==> flow/design.v <==
`timescale 1ns/10ps
module SVD (
    clk,
    rst,
    we,
    oe,
    data_i,
    element_sel,
    ready,
    data_o_UV,
    data_o_S
);
input                clk;
input                rst;
input                we;
input                oe;
input         [1:0]  element_sel;
input         [4:0]  data_i;
output reg           ready;
output        [7:0]  data_o_UV;
output        [6:0]  data_o_S;
parameter STAND_BY   = 3'd0;
parameter DATA_IN    = 3'd1;
parameter CACULATION = 3'd2;
parameter READY      = 3'd3;
parameter DATA_OUT   = 3'd4;
parameter INPUT_0    = 2'd0;
parameter INPUT_1    = 2'd1;
parameter INPUT_2    = 2'd2;
parameter INPUT_3    = 2'd3;
parameter OUTPUT_0   = 2'd0;
parameter OUTPUT_1   = 2'd1;
parameter OUTPUT_2   = 2'd2;
parameter OUTPUT_3   = 2'd3;
wire                 next_start;
wire                 next_output_bit_sel;
wire                 finish;
wire                 ready_next;
reg           [2:0]  state;
reg           [2:0]  next_state;
reg                  start;
reg                  output_bit_sel;
reg           [2:0]  element_cnt;
reg           [2:0]  next_element_cnt;
reg    signed [9:0]  a0_i;
reg    signed [9:0]  a1_i;
reg    signed [9:0]  a2_i;
reg    signed [9:0]  a3_i;
reg    signed [9:0]  next_a0_i;
reg    signed [9:0]  next_a1_i;
reg    signed [9:0]  next_a2_i;
reg    signed [9:0]  next_a3_i;
reg           [7:0]  data_o_UV_r;
reg           [6:0]  data_o_S_r;
wire   signed [13:0] S0, S1, S2, S3;         
wire   signed [7:0]  U0, U1, U2, U3;
wire   signed [7:0]  V0, V1, V2, V3;
reg    signed [10:0] U[0:1][0:1],            
                     U_next[0:1][0:1],
                     V[0:1][0:1],
                     V_next[0:1][0:1];
reg    signed [17:0] S[0:1][0:1],            
                     S_next[0:1][0:1];
reg                  uv_count;
wire                 uv_count_next;
reg           [3:0]  i_count;
wire          [3:0]  i_count_next;
reg                  ref_count;
wire                 ref_count_next;
reg           [1:0]  state_c, 
                     state_c_next;
reg    signed [26:0] temp_S[0:1][0:1];
reg    signed [19:0] temp_U[0:1][0:1],
                     temp_V[0:1][0:1];
parameter UV_COUNT  = 1'd1;
parameter I_COUNT   = 4'd9;
parameter REF_COUNT = 1'd1;
parameter WAIT      = 2'd0;
parameter ROTATE    = 2'd1;
parameter MULTIPLY  = 2'd2;
parameter REFLECT   = 2'd3;
wire signed [17:0] KS  = 18'b0_0000_0000_010_111_100;
wire signed [10:0] KUV = 11'b0_0_100_110_101;
integer i, j;
assign next_start  = (element_cnt == 3'd3 && next_element_cnt == 3'd4)? 1'd1 : 1'd0;
assign next_output_bit_sel = (state == DATA_OUT || state == DATA_IN)? ~output_bit_sel : 1'd0; 
assign finish = (state == DATA_OUT && element_sel == OUTPUT_3 && output_bit_sel == 1'd1)? 1'd1 : 1'd0;
assign data_o_UV   = data_o_UV_r;
assign data_o_S   = data_o_S_r;
always@(*) begin
    case(state)
        STAND_BY:begin
            if(we == 1'd1) next_state = DATA_IN;
            else next_state = STAND_BY;
        end
        DATA_IN:begin
            if(start == 1'd1) next_state = CACULATION;
            else next_state = DATA_IN;
        end
        CACULATION:begin
            if(ready == 1'd1) next_state = READY;
            else next_state = CACULATION;
        end
        READY:begin
            if(oe == 1'd1) next_state = DATA_OUT;
            else next_state = READY;
        end
        DATA_OUT:begin
            if(finish == 1'd1) next_state = STAND_BY;
            else next_state = DATA_OUT;
        end
        default:next_state = state;
    endcase
end
always@(*) begin
    next_a0_i        = a0_i;
    next_a1_i        = a1_i;
    next_a2_i        = a2_i;
    next_a3_i        = a3_i;
    next_element_cnt = 3'd0;
    data_o_UV_r      = 8'd0;
    data_o_S_r       = 7'd0;
    case(state)
        DATA_IN:begin
            case(element_sel)
                INPUT_0: begin
                    if(output_bit_sel == 1'd0) begin
                        next_a0_i[4:0] = data_i;
                        next_element_cnt = element_cnt;
                    end
                    else begin
                        next_a0_i[9:5] = data_i;
                        next_element_cnt = element_cnt + 3'd1;
                    end
                end
                INPUT_1:begin
                    if(output_bit_sel == 1'd0) begin
                        next_a1_i[4:0] = data_i;
                        next_element_cnt = element_cnt;
                    end
                    else begin
                        next_a1_i[9:5] = data_i;
                        next_element_cnt = element_cnt + 3'd1;
                    end
                end
                INPUT_2:begin
                    if(output_bit_sel == 1'd0) begin
                        next_a2_i[4:0] = data_i;
                        next_element_cnt = element_cnt;
                    end
                    else begin
                        next_a2_i[9:5] = data_i;
                        next_element_cnt = element_cnt + 3'd1;
                    end
                end
                INPUT_3:begin 
                    if(output_bit_sel == 1'd0) begin
                        next_a3_i[4:0] = data_i;
                        next_element_cnt = element_cnt;
                    end
                    else begin
                        next_a3_i[9:5] = data_i;
                        next_element_cnt = element_cnt + 3'd1;
                    end
                end
            endcase
        end
        DATA_OUT:begin
            case(element_sel)
                OUTPUT_0: begin
                    if(output_bit_sel == 1'd0) begin
                        data_o_UV_r = U0[7:0];
                        data_o_S_r  = S0[6:0];
                    end
                    else begin
                        data_o_UV_r = V0[7:0];
                        data_o_S_r  = S0[13:7];
                    end
                end
                OUTPUT_1: begin
                    if(output_bit_sel == 1'd0) begin
                        data_o_UV_r = U1[7:0];
                        data_o_S_r  = S1[6:0];
                    end
                    else begin
                        data_o_UV_r = V1[7:0];
                        data_o_S_r  = S1[13:7];
                    end
                end
                OUTPUT_2: begin
                    if(output_bit_sel == 1'd0) begin
                        data_o_UV_r = U2[7:0];
                        data_o_S_r  = S2[6:0];
                    end
                    else begin
                        data_o_UV_r = V2[7:0];
                        data_o_S_r  = S2[13:7];
                    end
                end
                OUTPUT_3: begin
                    if(output_bit_sel == 1'd0) begin
                        data_o_UV_r = U3[7:0];
                        data_o_S_r  = S3[6:0];
                    end
                    else begin
                        data_o_UV_r = V3[7:0];
                        data_o_S_r  = S3[13:7];
                    end
                end
            endcase
        end
        default:begin
            next_a0_i        = a0_i;
            next_a1_i        = a1_i;
            next_a2_i        = a2_i;
            next_a3_i        = a3_i;
            next_element_cnt = 3'd0;
            data_o_UV_r      = 8'd0;
            data_o_S_r       = 7'd0;
        end
    endcase
end
assign uv_count_next  = (state_c == WAIT)? 1'd0: uv_count + 1'b1;
assign i_count_next   = (start == 1'd1 || (uv_count == UV_COUNT && i_count == I_COUNT))? 
                            4'd0: (uv_count == UV_COUNT)? i_count + 4'd1: i_count;
assign ref_count_next = (state_c == MULTIPLY && state_c_next == REFLECT)? 1'd0: ~ref_count;
assign ready_next = (start == 1'd1)? 1'd0: (state_c == REFLECT && ref_count == REF_COUNT)? 1'd1: ready;
assign S0 = S[0][0] >>> 4;
assign S1 = S[0][1] >>> 4;
assign S2 = S[1][0] >>> 4;
assign S3 = S[1][1] >>> 4;
assign U0 = U[0][0] >>> 3;
assign U1 = U[0][1] >>> 3;
assign U2 = U[1][0] >>> 3;
assign U3 = U[1][1] >>> 3;
assign V0 = V[0][0] >>> 3;
assign V1 = V[0][1] >>> 3;
assign V2 = V[1][0] >>> 3;
assign V3 = V[1][1] >>> 3;
always@(*) begin
    state_c_next = state_c;
    case(state_c)
        WAIT:     if(start == 1'd1) state_c_next = ROTATE;
        ROTATE:   if(uv_count == UV_COUNT && i_count == I_COUNT) state_c_next = MULTIPLY;
        MULTIPLY: state_c_next = REFLECT;
        REFLECT:  if(ref_count == REF_COUNT) state_c_next = WAIT;
    endcase
end
always@(*) begin
    temp_S[0][0] = 27'd0;
    temp_S[0][1] = 27'd0;
    temp_S[1][0] = 27'd0;
    temp_S[1][1] = 27'd0;
    temp_U[0][0] = 20'd0;
    temp_U[0][1] = 20'd0;
    temp_U[1][0] = 20'd0;
    temp_U[1][1] = 20'd0;
    temp_V[0][0] = 20'd0;
    temp_V[0][1] = 20'd0;
    temp_V[1][0] = 20'd0;
    temp_V[1][1] = 20'd0;
    S_next[0][0] = S[0][0];
    S_next[0][1] = S[0][1];
    S_next[1][0] = S[1][0];
    S_next[1][1] = S[1][1];
    U_next[0][0] = U[0][0];
    U_next[0][1] = U[0][1];
    U_next[1][0] = U[1][0];
    U_next[1][1] = U[1][1];
    V_next[0][0] = V[0][0];
    V_next[0][1] = V[0][1];
    V_next[1][0] = V[1][0];
    V_next[1][1] = V[1][1];
    case(state_c)
        WAIT: begin
            if(start == 1'd1) begin
                S_next[0][0] = $signed({ {2{a0_i[9]}}, a0_i[8:0], 7'b0 });
                S_next[0][1] = $signed({ {2{a1_i[9]}}, a1_i[8:0], 7'b0 });
                S_next[1][0] = $signed({ {2{a2_i[9]}}, a2_i[8:0], 7'b0 });
                S_next[1][1] = $signed({ {2{a3_i[9]}}, a3_i[8:0], 7'b0 });
                U_next[0][0] = 11'd512;
                U_next[0][1] = 11'd0;
                U_next[1][0] = 11'd0;
                U_next[1][1] = 11'd512;
                V_next[0][0] = 11'd512;
                V_next[0][1] = 11'd0;
                V_next[1][0] = 11'd0;
                V_next[1][1] = 11'd512;
            end
        end
        ROTATE: begin
            if(uv_count == 1'd0 && S[1][0] != $signed(18'd0)) begin  
                if(S[0][0][17] ^ S[1][0][17]) begin
                    S_next[0][0] = S[0][0] - (S[1][0] >>> i_count);
                    S_next[1][0] = S[1][0] + (S[0][0] >>> i_count);
                    S_next[0][1] = S[0][1] - (S[1][1] >>> i_count);
                    S_next[1][1] = S[1][1] + (S[0][1] >>> i_count);
                    U_next[0][0] = U[0][0] - (U[0][1] >>> i_count);
                    U_next[0][1] = U[0][1] + (U[0][0] >>> i_count);
                    U_next[1][0] = U[1][0] - (U[1][1] >>> i_count);
                    U_next[1][1] = U[1][1] + (U[1][0] >>> i_count);
                end
                else begin
                    S_next[0][0] = S[0][0] + (S[1][0] >>> i_count);
                    S_next[1][0] = S[1][0] - (S[0][0] >>> i_count);
                    S_next[0][1] = S[0][1] + (S[1][1] >>> i_count);
                    S_next[1][1] = S[1][1] - (S[0][1] >>> i_count);
                    U_next[0][0] = U[0][0] + (U[0][1] >>> i_count);
                    U_next[0][1] = U[0][1] - (U[0][0] >>> i_count);
                    U_next[1][0] = U[1][0] + (U[1][1] >>> i_count);
                    U_next[1][1] = U[1][1] - (U[1][0] >>> i_count);
                end
            end
            else if(uv_count == 1'd1 && S[0][1] != $signed(18'd0))begin
                if(S[0][0][17] ^ S[0][1][17]) begin  
                    S_next[0][0] = S[0][0] - (S[0][1] >>> i_count);
                    S_next[0][1] = S[0][1] + (S[0][0] >>> i_count);
                    S_next[1][0] = S[1][0] - (S[1][1] >>> i_count);
                    S_next[1][1] = S[1][1] + (S[1][0] >>> i_count);
                    V_next[0][0] = V[0][0] - (V[0][1] >>> i_count);
                    V_next[0][1] = V[0][1] + (V[0][0] >>> i_count);
                    V_next[1][0] = V[1][0] - (V[1][1] >>> i_count);
                    V_next[1][1] = V[1][1] + (V[1][0] >>> i_count);
                end
                else begin
                    S_next[0][0] = S[0][0] + (S[0][1] >>> i_count);
                    S_next[0][1] = S[0][1] - (S[0][0] >>> i_count);
                    S_next[1][0] = S[1][0] + (S[1][1] >>> i_count);
                    S_next[1][1] = S[1][1] - (S[1][0] >>> i_count);
                    V_next[0][0] = V[0][0] + (V[0][1] >>> i_count);
                    V_next[0][1] = V[0][1] - (V[0][0] >>> i_count);
                    V_next[1][0] = V[1][0] + (V[1][1] >>> i_count);
                    V_next[1][1] = V[1][1] - (V[1][0] >>> i_count);
                end
            end
        end
        MULTIPLY: begin
            temp_S[0][0] = KS * S[0][0];
            temp_S[0][1] = KS * S[0][1];
            temp_S[1][0] = KS * S[1][0];
            temp_S[1][1] = KS * S[1][1];
            temp_U[0][0] = KUV * U[0][0];
            temp_U[0][1] = KUV * U[0][1];
            temp_U[1][0] = KUV * U[1][0];
            temp_U[1][1] = KUV * U[1][1];
            temp_V[0][0] = KUV * V[0][0];
            temp_V[0][1] = KUV * V[0][1];
            temp_V[1][0] = KUV * V[1][0];
            temp_V[1][1] = KUV * V[1][1];
            S_next[0][0] = temp_S[0][0] >>> 9; 
            S_next[0][1] = temp_S[0][1] >>> 9; 
            S_next[1][0] = temp_S[1][0] >>> 9; 
            S_next[1][1] = temp_S[1][1] >>> 9; 
            U_next[0][0] = temp_U[0][0] >>> 9; 
            U_next[0][1] = temp_U[0][1] >>> 9; 
            U_next[1][0] = temp_U[1][0] >>> 9; 
            U_next[1][1] = temp_U[1][1] >>> 9; 
            V_next[0][0] = temp_V[0][0] >>> 9; 
            V_next[0][1] = temp_V[0][1] >>> 9; 
            V_next[1][0] = temp_V[1][0] >>> 9; 
            V_next[1][1] = temp_V[1][1] >>> 9; 
        end
        REFLECT: begin
            if(S[ref_count][ref_count][17] == 1'd1) begin
                S_next[0][ref_count] = $signed(~S[0][ref_count] + 18'd1);
                S_next[1][ref_count] = $signed(~S[1][ref_count] + 18'd1);
                V_next[0][ref_count] = $signed(~V[0][ref_count] + 11'd1);
                V_next[1][ref_count] = $signed(~V[1][ref_count] + 11'd1);
            end
        end
    endcase
end
always@(posedge clk or negedge rst) begin
	if(!rst) begin
        state           <= STAND_BY;
        start           <= 1'd0;
        element_cnt     <= 3'd0;
        output_bit_sel  <= 1'd0;
        a0_i            <= 10'd0;
        a1_i            <= 10'd0;
        a2_i            <= 10'd0;
        a3_i            <= 10'd0;
        for(i = 0; i != 2; i = i + 1) begin
            for(j = 0; j != 2; j = j + 1) begin
                S[i][j] <= 18'd0;
                U[i][j] <= 11'd0;
                V[i][j] <= 11'd0;
            end
        end
        ready           <= 1'd1;
        uv_count        <= 1'd0;
        i_count         <= 4'd0;
        ref_count       <= 1'd0;
        state_c         <= WAIT;
	end
	else begin
        state           <= next_state;
        start           <= next_start;
        element_cnt     <= next_element_cnt;
        output_bit_sel  <= next_output_bit_sel;
        a0_i            <= next_a0_i;
        a1_i            <= next_a1_i;
        a2_i            <= next_a2_i;
        a3_i            <= next_a3_i;
        for(i = 0; i != 2; i = i + 1) begin
            for(j = 0; j != 2; j = j + 1) begin
                S[i][j] <= S_next[i][j];
                U[i][j] <= U_next[i][j];
                V[i][j] <= V_next[i][j];
            end
        end
        ready           <= ready_next;
        uv_count        <= uv_count_next;
        i_count         <= i_count_next;
        ref_count       <= ref_count_next;
        state_c         <= state_c_next;
	end
end
endmodule
# Tool chain data of SVD
# Tool output for the design above before and after an edit, in the order of the flow.
# Lines under "before" count in the file above, lines under "after" in the edited file.
# "change" is "after" less "before", of the values as shown.
# Library cell names are shortened.
# Not given: -
[inputs]
top_module = "SVD"
clock_port = "clk"
cell_library = "sky130hd"
pvt_corner = "tt_025C_1v80"

# The edit
# The edit as a unified diff against the file above.
# This change comes from a script, not from a designer; no optimisation was intended.
# begin of diff
@@ -233,5 +233,7 @@
 assign U1 = U[0][1] >>> 3;
 assign U2 = U[1][0] >>> 3;
-assign U3 = U[1][1] >>> 3;
+reg signed [7:0] U3_dly;
+always @(posedge clk) U3_dly <= U[1][1] >>> 3;
+assign U3 = U3_dly;
 assign V0 = V[0][0] >>> 3;
 assign V1 = V[0][1] >>> 3;
# end of diff

# Word-level counts
# Yosys after proc, flatten, opt, wreduce and memory -nomap, before mapping. Print and check cells are not counted. Equal cells are merged and count once.
[bits]
columns = ["item", "before", "after", "change"]
rows = [
  ["register_bits", 217, 225, 8],
  ["inputBits", 11, 11, 0],
  ["out_inout_bits", 16, 16, 0],
  ["elab_cells", 322, 323, 1],
]
[classes]
columns = ["item", "before", "after", "change"]
rows = [
  ["n_addsub", 41, 41, 0],
  ["mul", 12, 12, 0],
  ["equal", 38, 38, 0],
  ["n_shift", 12, 12, 0],
  ["n_mux", 128, 128, 0],
  ["bitwise", 14, 14, 0],
  ["reduce_and_logical", 48, 48, 0],
]
# Unchanged operator kinds not shown: 59.

# Depth
# Depth = most cells in a row (Yosys ltp): at word level without a register or memory, in the mapped netlist without a sequential cell, where the memories' decode and read muxes count.
[depth]
columns = ["item", "before", "after", "change"]
rows = [
  ["ltp_word", 12, 12, 0],
  ["abc_area", "0", "0", "-"],
  ["ltp_mapped", 32, 32, 0],
  ["depth_no_buf", 28, 26, -2],
]

# Mapped cells and area
# Source: synth_stat.txt of the flow (Yosys; design flattened, memories mapped). It holds for the ABC_AREA given above (unset counts as 0); a run with the other value may have another netlist.
[mapped]
columns = ["item", "before", "after", "change"]
rows = [
  ["mapped_cells", 5994, 6013, 19],
  ["yosys_area_um2", 51957.3, 52502.9, 545.6],
  ["seq_area_um2", 5534.1, 5694.2, 160.1],
  ["flip_flops", 221, 229, 8],
  ["buf_cells", 258, 265, 7],
]
[types]
columns = ["cell_type", "before", "after", "change"]
rows = [
  ["nand2_1", 478, 413, -65],
  ["a21oi_1", 364, 394, 30],
  ["a221oi_1", 54, 84, 30],
  ["mux2i_1", 206, 177, -29],
  ["nor2_1", 430, 457, 27],
  ["o22ai_1", 24, 47, 23],
  ["clkbuf_1", 191, 172, -19],
  ["a22oi_1", 30, 13, -17],
  ["mux4_2", 88, 104, 16],
  ["buf_2", 17, 31, 14],
  ["nor3_1", 79, 92, 13],
  ["nand4_1", 23, 11, -12],
  ["o21a_1", 37, 26, -11],
  ["o21ai_1", 21, 10, -11],
  ["a41oi_1", 18, 7, -11],
  ["nor2b_1", 46, 56, 10],
  ["nand3_1", 69, 78, 9],
  ["mux2_2", 68, 77, 9],
]
# Unchanged cell types not shown: 19.
# The list need not be complete.

# Worst setup path after synthesis
# OpenSTA on the mapped netlist: ideal clock, no wires. The path of least setup slack (recovery checks aside). Input and output delay are each 20% of the period. Register names are those of the netlist, which keeps one name where synthesis merged equal registers.
[synth_path]
columns = ["item", "before", "after", "change"]
rows = [
  ["kind", "register -> register", "register -> register", "-"],
  ["start", "reg i_count[3]", "reg S", "-"],
  ["end", "reg S", "reg V", "-"],
  ["clock_period_ns", 8.0, 8.0, 0.0],
  ["setup_time_ns", 0.149, 0.125, -0.024],
  ["launch_ns", 0.000, 0.000, 0.000],
  ["arrival_time_ns", 6.199, 6.602, 0.403],
  ["required_time_ns", 7.851, 7.875, 0.024],
  ["setup_slack_ns", 1.652, 1.273, -0.379],
  ["path_delay_ns", 6.348, 6.727, 0.379],
  ["path_stages", 31, 29, -2],
  ["path_buffers", 5, 4, -1],
  ["synth_period_reached_ns", 6.348, 6.727, 0.379],
]
# "path_delay_ns" is the arrival time less input delay plus setup time.
# "path_stages": output pins that drive a net of the path, with the launching flip-flop's if there is one; two outputs of one cell count as two.
# "synth_period_reached_ns" = period - worst setup slack (recovery checks aside). The figure is calculated, with input and output delays left at 20% of the set period.
# Where an end lacks its bit number, it is one bit of the signal, or one of the new flip-flops if synthesis recoded a state register.
# Between the ends stands the longest chain of elaborated cells between them, by number of cells; it is not shown to be the way that was timed. Of several equally long chains one is given.
# A line is the first line of the expression or statement that the cell stems from. Yosys adds cells for indexed reads and writes and turns some case tables into memories.
[synth_via_before]
cell_sequence = "dfrtp_1 > buf_2 > inv_1 > buf_2 > buf_2 > clkbuf_1 > buf_2 > mux2i_1 > mux2_2 > ha_1 > inv_1 > nor2_1 > or4_1 > a211o_1 > a211o_1 > nand3b_4 > or2_1 > nor2_1 > xnor2_1 > o21ai_1 > ha_1 > or3_1 > nor3_1 > nor4b_1 > o21ai_0 > o221ai_1 > a31o_2 > nand4_1 > o31ai_1 > a311oi_1 > a41oi_1"
elab_chain_cells = 6
cells_between = 11
classes_between = "add/sub (4); shift (2); mux (5)"
[synth_rtl_before]
columns = ["item", "line", "rtl"]
rows = [
  ["start, declared", 66, "reg           [3:0]  i_count;"],
  ["start, assigned", 392, "i_count         <= 4'd0;"],
  ["start, assigned", 414, "i_count         <= i_count_next;"],
  ["18-bit by 4-bit >>> shifter with 18-bit output", 327, "S_next[0][1] = S[0][1] - (S[0][0] >>> i_count);"],
  ["18-bit subtractor", 327, ""],
  ["18-bit two-way mux", 315, "if(S[0][0][17] ^ S[0][1][17]) begin"],
  ["18-bit two-way mux", 314, "else if(uv_count == 1'd1 && S[0][1] != $signed(18'd0))begin"],
  ["18-bit two-way mux", 292, "if(uv_count == 1'd0 && S[1][0] != $signed(18'd0)) begin"],
  ["18-bit case mux with 4-bit select", 274, "case(state_c)"],
  ["end, assigned", 385, "S[i][j] <= 18'd0;"],
  ["end, assigned", 407, "S[i][j] <= S_next[i][j];"],
  ["end, declared", 62, "reg    signed [17:0] S[0:1][0:1],"],
]
[synth_via_after]
cell_sequence = "dfrtp_1 > buf_1 > inv_1 > ha_1 > and4_1 > a41oi_1 > buf_2 > buf_2 > buf_1 > mux2i_1 > mux2i_1 > inv_1 > mux4_2 > ha_1 > o21ai_0 > fa_1 > a21o_1 > a21oi_1 > o21ai_0 > a21oi_1 > o21bai_1 > a21oi_1 > o21bai_1 > a21oi_1 > xnor2_1 > xnor2_1 > a21oi_1 > o21ai_0 > mux2_2"
elab_chain_cells = 9
cells_between = 15
lines_between = 4
classes_between = "add/sub (1); eq/ne (2); mux (8); logic (1); reduce/logical (3)"
[synth_rtl_after]
columns = ["item", "line", "rtl"]
rows = [
  ["start, declared", 62, "reg    signed [17:0] S[0:1][0:1],"],
  ["start, assigned", 387, "S[i][j] <= 18'd0;"],
  ["start, assigned", 409, "S[i][j] <= S_next[i][j];"],
  ["18-bit case mux with 4-bit select", 366, "if(S[ref_count][ref_count][17] == 1'd1) begin"],
  ["18-bit two-way mux", 276, "case(state_c)"],
  ["11-bit two-way mux", 366, ""],
  ["11-bit two-way mux", 276, ""],
  ["11-bit NOT", 370, "V_next[1][ref_count] = $signed(~V[1][ref_count] + 11'd1);"],
  ["11-bit by 1-bit adder with 11-bit output", 370, ""],
  ["11-bit two-way mux", 370, ""],
  ["11-bit two-way mux", 366, ""],
  ["11-bit case mux with 4-bit select", 276, ""],
  ["end, assigned", 389, "V[i][j] <= 11'd0;"],
  ["end, assigned", 411, "V[i][j] <= V_next[i][j];"],
  ["end, declared", 60, "V[0:1][0:1],"],
]

# Worst path after layout
# Path of least setup slack in the final report of each run of pair A (OpenROAD, finished layout, wires in). Where an end is a register, its clock arrival counts in the times.
[layout_path]
columns = ["item", "before", "after", "change"]
rows = [
  ["kind", "register -> register", "register -> register", "-"],
  ["start", "reg i_count[0]", "reg i_count[1]", "-"],
  ["end", "reg S", "reg S", "-"],
  ["clock_period_ns", 7.48, 7.48, 0.00],
  ["setup_time_ns", 0.15, 0.07, -0.08],
  ["launch_ns", 0.63, 0.60, -0.03],
  ["arrival_time_ns", 7.40, 7.39, -0.01],
  ["required_time_ns", 7.97, 8.00, 0.03],
  ["setup_slack_ns", 0.57, 0.61, 0.04],
  ["path_stages", 23, 23, 0],
  ["path_buffers", 1, 0, -1],
]
# Where an end lacks its bit number, it is one bit of the signal, or one of the new flip-flops if synthesis recoded a state register.
# Between the ends stands the longest chain of elaborated cells between them, by number of cells; it is not shown to be the way that was timed. Of several equally long chains one is given.
[layout_via_before]
cell_sequence = "dfrtp_4 > buf_4 > mux4_2 > mux4_2 > or4_1 > a211o_1 > a211o_1 > nand3b_4 > or2_1 > nor2_1 > xnor2_1 > o21ai_1 > ha_1 > or3_1 > nor3_1 > nor4b_1 > o21ai_0 > o221ai_1 > a31o_2 > nand4_1 > o31ai_1 > a311oi_1 > a41oi_1"
elab_chain_cells = 6
cells_between = 11
classes_between = "add/sub (4); shift (2); mux (5)"
[layout_rtl_before]
columns = ["item", "line", "rtl"]
rows = [
  ["start, declared", 66, "reg           [3:0]  i_count;"],
  ["start, assigned", 392, "i_count         <= 4'd0;"],
  ["start, assigned", 414, "i_count         <= i_count_next;"],
  ["18-bit by 4-bit >>> shifter with 18-bit output", 327, "S_next[0][1] = S[0][1] - (S[0][0] >>> i_count);"],
  ["18-bit subtractor", 327, ""],
  ["18-bit two-way mux", 315, "if(S[0][0][17] ^ S[0][1][17]) begin"],
  ["18-bit two-way mux", 314, "else if(uv_count == 1'd1 && S[0][1] != $signed(18'd0))begin"],
  ["18-bit two-way mux", 292, "if(uv_count == 1'd0 && S[1][0] != $signed(18'd0)) begin"],
  ["18-bit case mux with 4-bit select", 274, "case(state_c)"],
  ["end, assigned", 385, "S[i][j] <= 18'd0;"],
  ["end, assigned", 407, "S[i][j] <= S_next[i][j];"],
  ["end, declared", 62, "reg    signed [17:0] S[0:1][0:1],"],
]
[layout_via_after]
cell_sequence = "dfrtp_4 > mux4_2 > mux2_2 > a221oi_1 > ha_1 > nand2_1 > o22ai_2 > o21ai_2 > or4_1 > o211ai_1 > or4b_4 > or3_4 > xnor2_1 > a21oi_1 > ha_1 > a21o_1 > a21o_1 > a21oi_1 > o21ai_0 > a31oi_1 > nor3_1 > mux2_1 > nor2_1"
elab_chain_cells = 6
cells_between = 11
classes_between = "add/sub (4); shift (2); mux (5)"
[layout_rtl_after]
columns = ["item", "line", "rtl"]
rows = [
  ["start, declared", 66, "reg           [3:0]  i_count;"],
  ["start, assigned", 394, "i_count         <= 4'd0;"],
  ["start, assigned", 416, "i_count         <= i_count_next;"],
  ["18-bit by 4-bit >>> shifter with 18-bit output", 330, "S_next[1][0] = S[1][0] + (S[1][1] >>> i_count);"],
  ["18-bit adder", 330, ""],
  ["18-bit two-way mux", 317, "if(S[0][0][17] ^ S[0][1][17]) begin"],
  ["18-bit two-way mux", 316, "else if(uv_count == 1'd1 && S[0][1] != $signed(18'd0))begin"],
  ["18-bit two-way mux", 294, "if(uv_count == 1'd0 && S[1][0] != $signed(18'd0)) begin"],
  ["18-bit case mux with 4-bit select", 276, "case(state_c)"],
  ["end, assigned", 387, "S[i][j] <= 18'd0;"],
  ["end, assigned", 409, "S[i][j] <= S_next[i][j];"],
  ["end, declared", 62, "reg    signed [17:0] S[0:1][0:1],"],
]

# Measured runs
# Both versions went through the flow (Yosys, OpenROAD) with the same settings in each pair. Constraints: input delay and output delay 20% of the set period each, output load 0.01 pF.
[settings_pair_A]
period_ns = 7.48
CAP_MARGIN = 20
CORE_MARGIN = 2
CORE_UTILIZATION = 40
SLEW_MARGIN = 20
[measured_pair_A]
columns = ["item", "before", "after", "change"]
rows = [
  ["synth_area_um2", 51957.3, 52502.9, 545.6],
  ["design_die_area_um2", 132791.0, 134172.0, 1381.0],
  ["final_stdcell_area_um2", 55619.6, 56272.7, 653.1],
  ["fin_util_frac", 0.431, 0.433, 0.002],
  ["setup_worst_slack_ns", 0.572, 0.609, 0.037],
  ["setup_tns_ns", 0.000, 0.000, 0.000],
  ["hold_ws_ns", 0.488, 0.456, -0.032],
  ["achieved_period_ns", 6.908, 6.871, -0.037],
]
[settings_pair_B]
ABC_AREA = 0
CORE_ASPECT_RATIO = 0.62
CORE_UTILIZATION = 44
CTS_CLUSTER_SIZE = 69
GPL_ROUTABILITY_DRIVEN = 1
MAX_ROUTING_LAYER = "met4"
MIN_ROUTING_LAYER = "met1"
period_ns = 11.4
CAP_MARGIN = 20
CORE_MARGIN = 2
SLEW_MARGIN = 20
[measured_pair_B]
columns = ["item", "before", "after", "change"]
rows = [
  ["synth_area_um2", 51957.3, 52502.9, 545.6],
  ["design_die_area_um2", 120929.0, 122183.0, 1254.0],
  ["final_stdcell_area_um2", 55216.7, 55520.7, 304.0],
  ["fin_util_frac", 0.47, 0.47, 0.00],
  ["setup_worst_slack_ns", 3.100, 3.113, 0.013],
  ["setup_tns_ns", 0.000, 0.000, 0.000],
  ["hold_ws_ns", 0.492, 0.443, -0.049],
  ["achieved_period_ns", 8.300, 8.287, -0.013],
]
# "achieved_period_ns" = clock period - worst setup slack. The figure is calculated, with input and output delays left at 20% of the set period.
